==> flow/design.v <==
module MUX(input [31:0] DMAport, output reg [24:0] out0, out1, out2, out3, out4, out5);
	always @ (*) begin
		out0 = 25'b0;
		out1 = 25'b0;
		out2 = 25'b0;
		out3 = 25'b0;
		out4 = 25'b0;
		out5 = 25'b0;
		case(DMAport[2:0])
			3'b000: out0 = DMAport[31:7];
			3'b001: out1 = DMAport[31:7];
			3'b010: out2 = DMAport[31:7];
			3'b011: out3 = DMAport[31:7];
			3'b100: out4 = DMAport[31:7];
			3'b101: out5 = DMAport[31:7];
			default:;
		endcase
	end
endmodule
module Register(input clk, input rst, input enable, input [23:0] datain, output reg [23:0] dataout);
	always @ (posedge clk or posedge rst) begin
		if (rst)
			dataout <= 24'b0;
		else if(enable)
			dataout <= datain;
	end
endmodule
module Wallace_BaughWooley (
    input  signed [7:0] a,
    input  signed [7:0] b,
    output signed [15:0] prod
);
    assign prod = a * b;
endmodule
module ConvEngine (
    input         clk,
    input         rst,
    input  [31:0] DMAport,        
    input         acc_enable,     
    input         acc_clear,      
    output [31:0] result          
);
    wire [24:0] mux_out0, mux_out1, mux_out2, mux_out3, mux_out4, mux_out5;
    MUX demux (
        .DMAport(DMAport),
        .out0(mux_out0),
        .out1(mux_out1),
        .out2(mux_out2),
        .out3(mux_out3),
        .out4(mux_out4),
        .out5(mux_out5)
    );
    wire [23:0] reg_data [5:0];
    Register reg0 (
        .clk(clk),
        .rst(rst),
        .enable(mux_out0[0]),
        .datain(mux_out0[24:1]),
        .dataout(reg_data[0])
    );
    Register reg1 (
        .clk(clk),
        .rst(rst),
        .enable(mux_out1[0]),
        .datain(mux_out1[24:1]),
        .dataout(reg_data[1])
    );
    Register reg2 (
        .clk(clk),
        .rst(rst),
        .enable(mux_out2[0]),
        .datain(mux_out2[24:1]),
        .dataout(reg_data[2])
    );
    Register reg3 (
        .clk(clk),
        .rst(rst),
        .enable(mux_out3[0]),
        .datain(mux_out3[24:1]),
        .dataout(reg_data[3])
    );
    Register reg4 (
        .clk(clk),
        .rst(rst),
        .enable(mux_out4[0]),
        .datain(mux_out4[24:1]),
        .dataout(reg_data[4])
    );
    Register reg5 (
        .clk(clk),
        .rst(rst),
        .enable(mux_out5[0]),
        .datain(mux_out5[24:1]),
        .dataout(reg_data[5])
    );
    wire signed [7:0] pixel [8:0];
    wire signed [7:0] kernel [8:0];
    assign pixel[0] = reg_data[0][23:16];
    assign pixel[1] = reg_data[0][15:8];
    assign pixel[2] = reg_data[0][7:0];
    assign pixel[3] = reg_data[1][23:16];
    assign pixel[4] = reg_data[1][15:8];
    assign pixel[5] = reg_data[1][7:0];
    assign pixel[6] = reg_data[2][23:16];
    assign pixel[7] = reg_data[2][15:8];
    assign pixel[8] = reg_data[2][7:0];
    assign kernel[0] = reg_data[3][23:16];
    assign kernel[1] = reg_data[3][15:8];
    assign kernel[2] = reg_data[3][7:0];
    assign kernel[3] = reg_data[4][23:16];
    assign kernel[4] = reg_data[4][15:8];
    assign kernel[5] = reg_data[4][7:0];
    assign kernel[6] = reg_data[5][23:16];
    assign kernel[7] = reg_data[5][15:8];
    assign kernel[8] = reg_data[5][7:0];
    wire signed [15:0] prod [8:0];
    Wallace_BaughWooley mult0 (.a(pixel[0]), .b(kernel[0]), .prod(prod[0]));
    Wallace_BaughWooley mult1 (.a(pixel[1]), .b(kernel[1]), .prod(prod[1]));
    Wallace_BaughWooley mult2 (.a(pixel[2]), .b(kernel[2]), .prod(prod[2]));
    Wallace_BaughWooley mult3 (.a(pixel[3]), .b(kernel[3]), .prod(prod[3]));
    Wallace_BaughWooley mult4 (.a(pixel[4]), .b(kernel[4]), .prod(prod[4]));
    Wallace_BaughWooley mult5 (.a(pixel[5]), .b(kernel[5]), .prod(prod[5]));
    Wallace_BaughWooley mult6 (.a(pixel[6]), .b(kernel[6]), .prod(prod[6]));
    Wallace_BaughWooley mult7 (.a(pixel[7]), .b(kernel[7]), .prod(prod[7]));
    Wallace_BaughWooley mult8 (.a(pixel[8]), .b(kernel[8]), .prod(prod[8]));
    wire signed [31:0] prod_ext [8:0];
    assign prod_ext[0] = {{16{prod[0][15]}}, prod[0]};
    assign prod_ext[1] = {{16{prod[1][15]}}, prod[1]};
    assign prod_ext[2] = {{16{prod[2][15]}}, prod[2]};
    assign prod_ext[3] = {{16{prod[3][15]}}, prod[3]};
    assign prod_ext[4] = {{16{prod[4][15]}}, prod[4]};
    assign prod_ext[5] = {{16{prod[5][15]}}, prod[5]};
    assign prod_ext[6] = {{16{prod[6][15]}}, prod[6]};
    assign prod_ext[7] = {{16{prod[7][15]}}, prod[7]};
    assign prod_ext[8] = {{16{prod[8][15]}}, prod[8]};
    wire signed [31:0] sum_products;
    assign sum_products = prod_ext[0] + prod_ext[1] + prod_ext[2] +
                          prod_ext[3] + prod_ext[4] + prod_ext[5] +
                          prod_ext[6] + prod_ext[7] + prod_ext[8];
    reg signed [31:0] accumulator;
    always @(posedge clk or posedge rst) begin
        if (rst) begin
            accumulator <= 32'b0;
        end else if (acc_clear) begin
            accumulator <= 32'b0;
        end else if (acc_enable) begin
            accumulator <= accumulator + sum_products;
        end
    end
    assign result = accumulator;
endmodule
==> Tool chain data of ConvEngine <==
Tool output for the design above, in the order of the flow.
Line numbers count from 1 in the design file above.
{ "inputs": {"top_module": "ConvEngine", "clock": "clk", "library": "sky130hd", "pvt_corner": "tt_025C_1v80"} }

==> Word-level counts <==
Source: Yosys, flattened and elaborated. Widths are those after wreduce. Registers that Yosys merges into a memory's read port (data or address) are not register bits. Print and check cells do not count. Equal cells are merged and count once.
{ "word_totals": {"ff_bits": 176, "ram_bits": 0, "in_bits": 36, "romBits": 0, "clocked_rd_ports_x_width": 0, "mem_count": 0, "elab_cells": 40, "latch_bits": 0, "out_inout_bits": 32} }
{ "classes": {"n_mux": 8, "shifts": 0, "div_mod_pow": 0, "add_sub_neg": 9, "equal": 5, "n_reduce_logical": 2, "n_mul": 9, "cmp": 0, "logic": 0} }
{ "op_table": {"columns": ["cell", "count"], "rows": [
  ["multiplier 8 x 8 -> 16 bit", 9],
  ["2-to-1 mux 25 bit", 6],
  ["2-to-1 mux 32 bit", 2],
  ["adder 32 x 24 -> 32 bit", 1],
  ["adder 23 x 16 -> 24 bit", 1],
  ["adder 22 x 16 -> 23 bit", 1],
  ["adder 21 x 16 -> 22 bit", 1],
  ["adder 20 x 16 -> 21 bit", 1],
  ["adder 19 x 16 -> 20 bit", 1],
  ["adder 18 x 16 -> 19 bit", 1],
  ["adder 17 x 16 -> 18 bit", 1],
  ["adder 16 x 16 -> 17 bit", 1],
  ["== test 3 x 2 -> 1 bit (second input constant)", 2],
  ["== test 3 bit (second input constant)", 2],
  ["== test 3 x 1 -> 1 bit (second input constant)", 1],
  ["logical NOT 3 bit", 1],
  ["nonzero test 2 bit", 1]
]} }

==> Depth <==
Depth = most cells in a row (Yosys ltp): at word level without a register or memory, in the mapped netlist without a sequential cell, where the memories' decode and read muxes count.
{ "logic_depth": {"word_depth": 12, "abc_area": 0, "ltp_mapped": 31, "depth_no_buf": 30} }

==> Synthesis result <==
Yosys stat after the flow's synthesis: flattened, memories mapped to cells. It holds for the ABC_AREA given above (unset counts as 0); a run with the other value may have another netlist.
{ "mapped": {"seqArea_um2": 4404.2, "ffs": 176, "cell_count": 3363, "n_buf": 57, "synth_area_um2": 35741.8} }
{ "by_type": {"columns": ["cell", "count", "type_area_um2"], "rows": [
  ["sky130_fd_sc_hd__fa_1", 908, 1.82E+04],
  ["sky130_fd_sc_hd__dfrtp_1", 176, 4.4E+03],
  ["sky130_fd_sc_hd__inv_1", 1044, 3.92E+03],
  ["sky130_fd_sc_hd__ha_1", 215, 2690.08],
  ["sky130_fd_sc_hd__and2_1", 307, 1.92E+03],
  ["sky130_fd_sc_hd__mux2_2", 144, 1.62E+03],
  ["sky130_fd_sc_hd__nand2_1", 214, 803.27],
  ["sky130_fd_sc_hd__xnor2_1", 28, 245.235],
  ["sky130_fd_sc_hd__nand2b_1", 35, 218.96],
  ["sky130_fd_sc_hd__nor2b_1", 34, 212.704],
  ["sky130_fd_sc_hd__clkbuf_1", 55, 206.448],
  ["sky130_fd_sc_hd__mux2i_1", 18, 180.173],
  ["sky130_fd_sc_hd__nor2_1", 43, 161.405],
  ["sky130_fd_sc_hd__a21oi_1", 23, 115.11],
  ["sky130_fd_sc_hd__o21ai_0", 14, 70.067],
  ["sky130_fd_sc_hd__a21o_1", 9, 67.565],
  ["sky130_fd_sc_hd__o21a_1", 9, 67.565],
  ["sky130_fd_sc_hd__xor2_1", 7, 61.309]
]} }
Not listed: further types 39, cells in them 80.
The figures by module come from a second, unflattened synthesis with its own total; it is not the netlist above.
{ "unflattened": {"hier_cells": 3817, "area_unflattened_um2": 38440.6} }
Rows give one instance, submodules left out.
{ "modules": {"columns": ["mod", "mod_area_um2", "n_cells", "mod_seq_area_um2", "n_inst"], "rows": [
  ["Wallace_BaughWooley", 2512.4, 284, 0.0, 9],
  ["ConvEngine", 7728.7, 751, 800.8, 1],
  ["Register", 1001.0, 52, 600.6, 6],
  ["MUX", 2094.5, 198, 0.0, 1]
]} }

==> Worst setup path after synthesis <==
Path of least setup slack by OpenSTA after synthesis, without wires, with an ideal clock, recovery checks aside; 20% of the period is set as input and as output delay. Where synthesis merged equal registers, the netlist keeps one of their names.
{ "synth_timing": {"path_kind": "flip-flop to flip-flop", "start": "register reg3.dataout[16]", "end": "register accumulator[31]", "tclk_ps": 10000, "setup_ps": 82, "delay_ps": 8695, "stages": 26, "path_slack_ps": 1305, "n_path_buf": 1, "arrival_ps": 8613, "required_ps": 9918, "t_first_pin_ps": 0, "period_less_setup_slack_ps": 8695} }
"delay_ps" = arrival - input delay + setup time.
"stages" counts driving pins, that of a launching flip-flop among them; a cell with two outputs on the path counts twice.
"period_less_setup_slack_ps" = period - worst setup slack (recovery checks aside). The figure is calculated, with input and output delays left at 20% of the set period.
The rows between start and end are the longest chain of elaborated cells between them; the timing report does not say that the signal goes this way. Where chains are equally long, one stands for them.
A line is the first line of the expression or statement that the cell stems from. Yosys adds cells for indexed reads and writes and turns some case tables into memories.
A register here has more assigning lines than the two given.
{ "synth_between": {"path_cell_list": "sky130_fd_sc_hd__dfrtp_1 sky130_fd_sc_hd__clkbuf_1 sky130_fd_sc_hd__and2_1 sky130_fd_sc_hd__fa_1 sky130_fd_sc_hd__fa_1 sky130_fd_sc_hd__fa_1 sky130_fd_sc_hd__fa_1 sky130_fd_sc_hd__fa_1 sky130_fd_sc_hd__inv_1 sky130_fd_sc_hd__fa_1 sky130_fd_sc_hd__inv_1 sky130_fd_sc_hd__fa_1 sky130_fd_sc_hd__fa_1 sky130_fd_sc_hd__fa_1 sky130_fd_sc_hd__inv_1 sky130_fd_sc_hd__fa_1 sky130_fd_sc_hd__inv_1 sky130_fd_sc_hd__ha_1 sky130_fd_sc_hd__a21oi_2 sky130_fd_sc_hd__o21bai_1 sky130_fd_sc_hd__a2111o_1 sky130_fd_sc_hd__nor3b_2 sky130_fd_sc_hd__o31a_2 sky130_fd_sc_hd__a21oi_2 sky130_fd_sc_hd__or4b_1 sky130_fd_sc_hd__a31oi_1", "elab_chain_len": 12, "cone_cells": 12, "cone_lines": 5, "cone_classes": "add/sub: 9; mul: 1; mux: 2"} }
{ "synth_rtl": {"columns": ["element", "line", "source"], "rows": [
  ["start, declared", 20, "module Register(input clk, input rst, input enable, input [23:0] datain, output reg [23:0] dataout);"],
  ["start, assigned", 23, "dataout <= 24'b0;"],
  ["start, assigned", 25, "dataout <= datain;"],
  ["multiplier 8 x 8 -> 16 bit", 33, "assign prod = a * b;"],
  ["adder 16 x 16 -> 17 bit", 137, null],
  ["adder 17 x 16 -> 18 bit", 137, null],
  ["adder 18 x 16 -> 19 bit", 137, null],
  ["adder 19 x 16 -> 20 bit", 137, null],
  ["adder 20 x 16 -> 21 bit", 137, null],
  ["adder 21 x 16 -> 22 bit", 137, null],
  ["adder 22 x 16 -> 23 bit", 137, null],
  ["adder 23 x 16 -> 24 bit", 137, null],
  ["adder 32 x 24 -> 32 bit", 147, null],
  ["2-to-1 mux 32 bit", 146, "end else if (acc_enable) begin"],
  ["2-to-1 mux 32 bit", 144, "end else if (acc_clear) begin"],
  ["end, assigned", 143, "accumulator <= 32'b0;"],
  ["end, assigned", 147, null],
  ["end, declared", 140, "reg signed [31:0] accumulator;"]
]} }

==> Timing after layout <==
Path of least setup slack in the final report of run A (OpenROAD, finished layout, wires in). Where an end is a register, its clock arrival counts in the times.
The report prints the path's times to 10 ps; the period is as set.
{ "layout_timing": {"path_kind": "flip-flop to flip-flop", "start": "register reg4.dataout[8]", "end": "register accumulator[31]", "path_slack_ps": 440, "tclk_ps": 9490, "stages": 26, "arrival_ps": 9510, "required_ps": 9950, "t_first_pin_ps": 510, "n_path_buf": 0, "setup_ps": 70} }
The rows between start and end are the longest chain of elaborated cells between them; the timing report does not say that the signal goes this way. Where chains are equally long, one stands for them.
A register here has more assigning lines than the two given.
{ "layout_between": {"path_cell_list": "sky130_fd_sc_hd__dfrtp_2 sky130_fd_sc_hd__and2_1 sky130_fd_sc_hd__inv_1 sky130_fd_sc_hd__fa_1 sky130_fd_sc_hd__inv_1 sky130_fd_sc_hd__fa_1 sky130_fd_sc_hd__fa_1 sky130_fd_sc_hd__inv_1 sky130_fd_sc_hd__fa_1 sky130_fd_sc_hd__fa_1 sky130_fd_sc_hd__fa_1 sky130_fd_sc_hd__fa_2 sky130_fd_sc_hd__inv_1 sky130_fd_sc_hd__fa_1 sky130_fd_sc_hd__fa_1 sky130_fd_sc_hd__inv_1 sky130_fd_sc_hd__fa_1 sky130_fd_sc_hd__inv_1 sky130_fd_sc_hd__ha_1 sky130_fd_sc_hd__or2_2 sky130_fd_sc_hd__a2111o_1 sky130_fd_sc_hd__nor3b_4 sky130_fd_sc_hd__o31a_2 sky130_fd_sc_hd__a21oi_2 sky130_fd_sc_hd__or4b_1 sky130_fd_sc_hd__a31oi_1", "elab_chain_len": 9, "cone_cells": 9, "cone_lines": 5, "cone_classes": "add/sub: 6; mul: 1; mux: 2"} }
{ "layout_rtl": {"columns": ["element", "line", "source"], "rows": [
  ["start, declared", 20, "module Register(input clk, input rst, input enable, input [23:0] datain, output reg [23:0] dataout);"],
  ["start, assigned", 23, "dataout <= 24'b0;"],
  ["start, assigned", 25, "dataout <= datain;"],
  ["multiplier 8 x 8 -> 16 bit", 33, "assign prod = a * b;"],
  ["adder 19 x 16 -> 20 bit", 137, null],
  ["adder 20 x 16 -> 21 bit", 137, null],
  ["adder 21 x 16 -> 22 bit", 137, null],
  ["adder 22 x 16 -> 23 bit", 137, null],
  ["adder 23 x 16 -> 24 bit", 137, null],
  ["adder 32 x 24 -> 32 bit", 147, null],
  ["2-to-1 mux 32 bit", 146, "end else if (acc_enable) begin"],
  ["2-to-1 mux 32 bit", 144, "end else if (acc_clear) begin"],
  ["end, assigned", 143, "accumulator <= 32'b0;"],
  ["end, assigned", 147, null],
  ["end, declared", 140, "reg signed [31:0] accumulator;"]
]} }

FLOW RESULTS
============

Measured results for ConvEngine: 2 stored runs of the Yosys and OpenROAD flow on sky130hd. The settings differ; the order carries no meaning. The constraints put input and output delay at 20% of the set period each and load the outputs with 0.01 pF.
"achieved_period_ps" is the run's clock period less its worst setup slack. It is reckoned from that one timing run; input and output delays stay at 20% of the period that was set.
"worstPathTime_ps" means the part of the period allowed to the worst setup path (the constraints hold back 20% at inputs and 20% at outputs) less its slack; where the path has registers, the arrival times of their clocks count too.
"worstPathTime_ps" is known to 10 ps.

Run A
==> flow/run.sh <==
#!/bin/bash
# the make line also repeats the synthesis and layout settings of config.mk as NAME=value (left out here)
make -C /OpenROAD-flow-scripts/flow DESIGN_CONFIG=/design/flow/config.mk WORK_HOME=/design/flow/orfs CLKGATE_MAP_FILE= finish
==> flow/config.mk <==
export PLATFORM = sky130hd
export DESIGN_NAME = ConvEngine
export DESIGN_NICKNAME = ConvEngine
export VERILOG_FILES = /design/flow/design.v
export SDC_FILE = /design/flow/constraint.sdc
export NUM_CORES = 4
export LEC_CHECK = 0
export CAP_MARGIN = 20
export CORE_MARGIN = 2
export CORE_UTILIZATION = 32
export SLEW_MARGIN = 20
==> flow/constraint.sdc <==
create_clock -name core_clock -period 9.49 [get_ports {clk}]
set_input_delay 1.8980 -clock core_clock [delete_from_list [all_inputs] [get_ports {clk}]]
set_output_delay 1.8980 -clock core_clock [all_outputs]
set_load 0.01 [all_outputs]

==> results of run A, as JSON <==
{
  "timing.hold.ws_ps": 573,
  "design_die_area_um2": 114383.0,
  "final_setup_tns_ps": 0,
  "layout_stdcell_area_um2": 39086.2,
  "post_route_util_pct": 35.3,
  "achieved_period_ps": 9053,
  "final_setup_ws_ps": 437,
  "worstPathTime_ps": 9050,
  "path_kind": "flip-flop to flip-flop",
  "yosys.chip_area_um2": 35741.8
}

Run B
==> flow/run.sh <==
#!/bin/bash
# the make line also repeats the synthesis and layout settings of config.mk as NAME=value (left out here)
make -C /OpenROAD-flow-scripts/flow DESIGN_CONFIG=/design/flow/config.mk WORK_HOME=/design/flow/orfs CLKGATE_MAP_FILE= finish
==> flow/config.mk <==
export PLATFORM = sky130hd
export DESIGN_NAME = ConvEngine
export DESIGN_NICKNAME = ConvEngine
export VERILOG_FILES = /design/flow/design.v
export SDC_FILE = /design/flow/constraint.sdc
export NUM_CORES = 4
export LEC_CHECK = 0
export CAP_MARGIN = 20
export CELL_PAD_IN_SITES_DETAIL_PLACEMENT = 0
export CORE_MARGIN = 5
export CORE_UTILIZATION = 25
export CTS_CLUSTER_SIZE = 56
export GPL_ROUTABILITY_DRIVEN = 0
export GPL_TIMING_DRIVEN = 0
export MAX_ROUTING_LAYER = met4
export PLACE_DENSITY = 0.78
export SETUP_SLACK_MARGIN = 0.18
export SLEW_MARGIN = 40
==> flow/constraint.sdc <==
create_clock -name core_clock -period 9.4 [get_ports {clk}]
set_input_delay 1.8800 -clock core_clock [delete_from_list [all_inputs] [get_ports {clk}]]
set_output_delay 1.8800 -clock core_clock [all_outputs]
set_load 0.01 [all_outputs]

==> results of run B, as JSON <==
{
  "timing.hold.ws_ps": 608,
  "design_die_area_um2": 150629.0,
  "final_setup_tns_ps": 0,
  "layout_stdcell_area_um2": 39902.0,
  "post_route_util_pct": 28.1,
  "achieved_period_ps": 8970,
  "final_setup_ws_ps": 430,
  "worstPathTime_ps": 8970,
  "path_kind": "flip-flop to flip-flop",
  "yosys.chip_area_um2": 35741.8
}
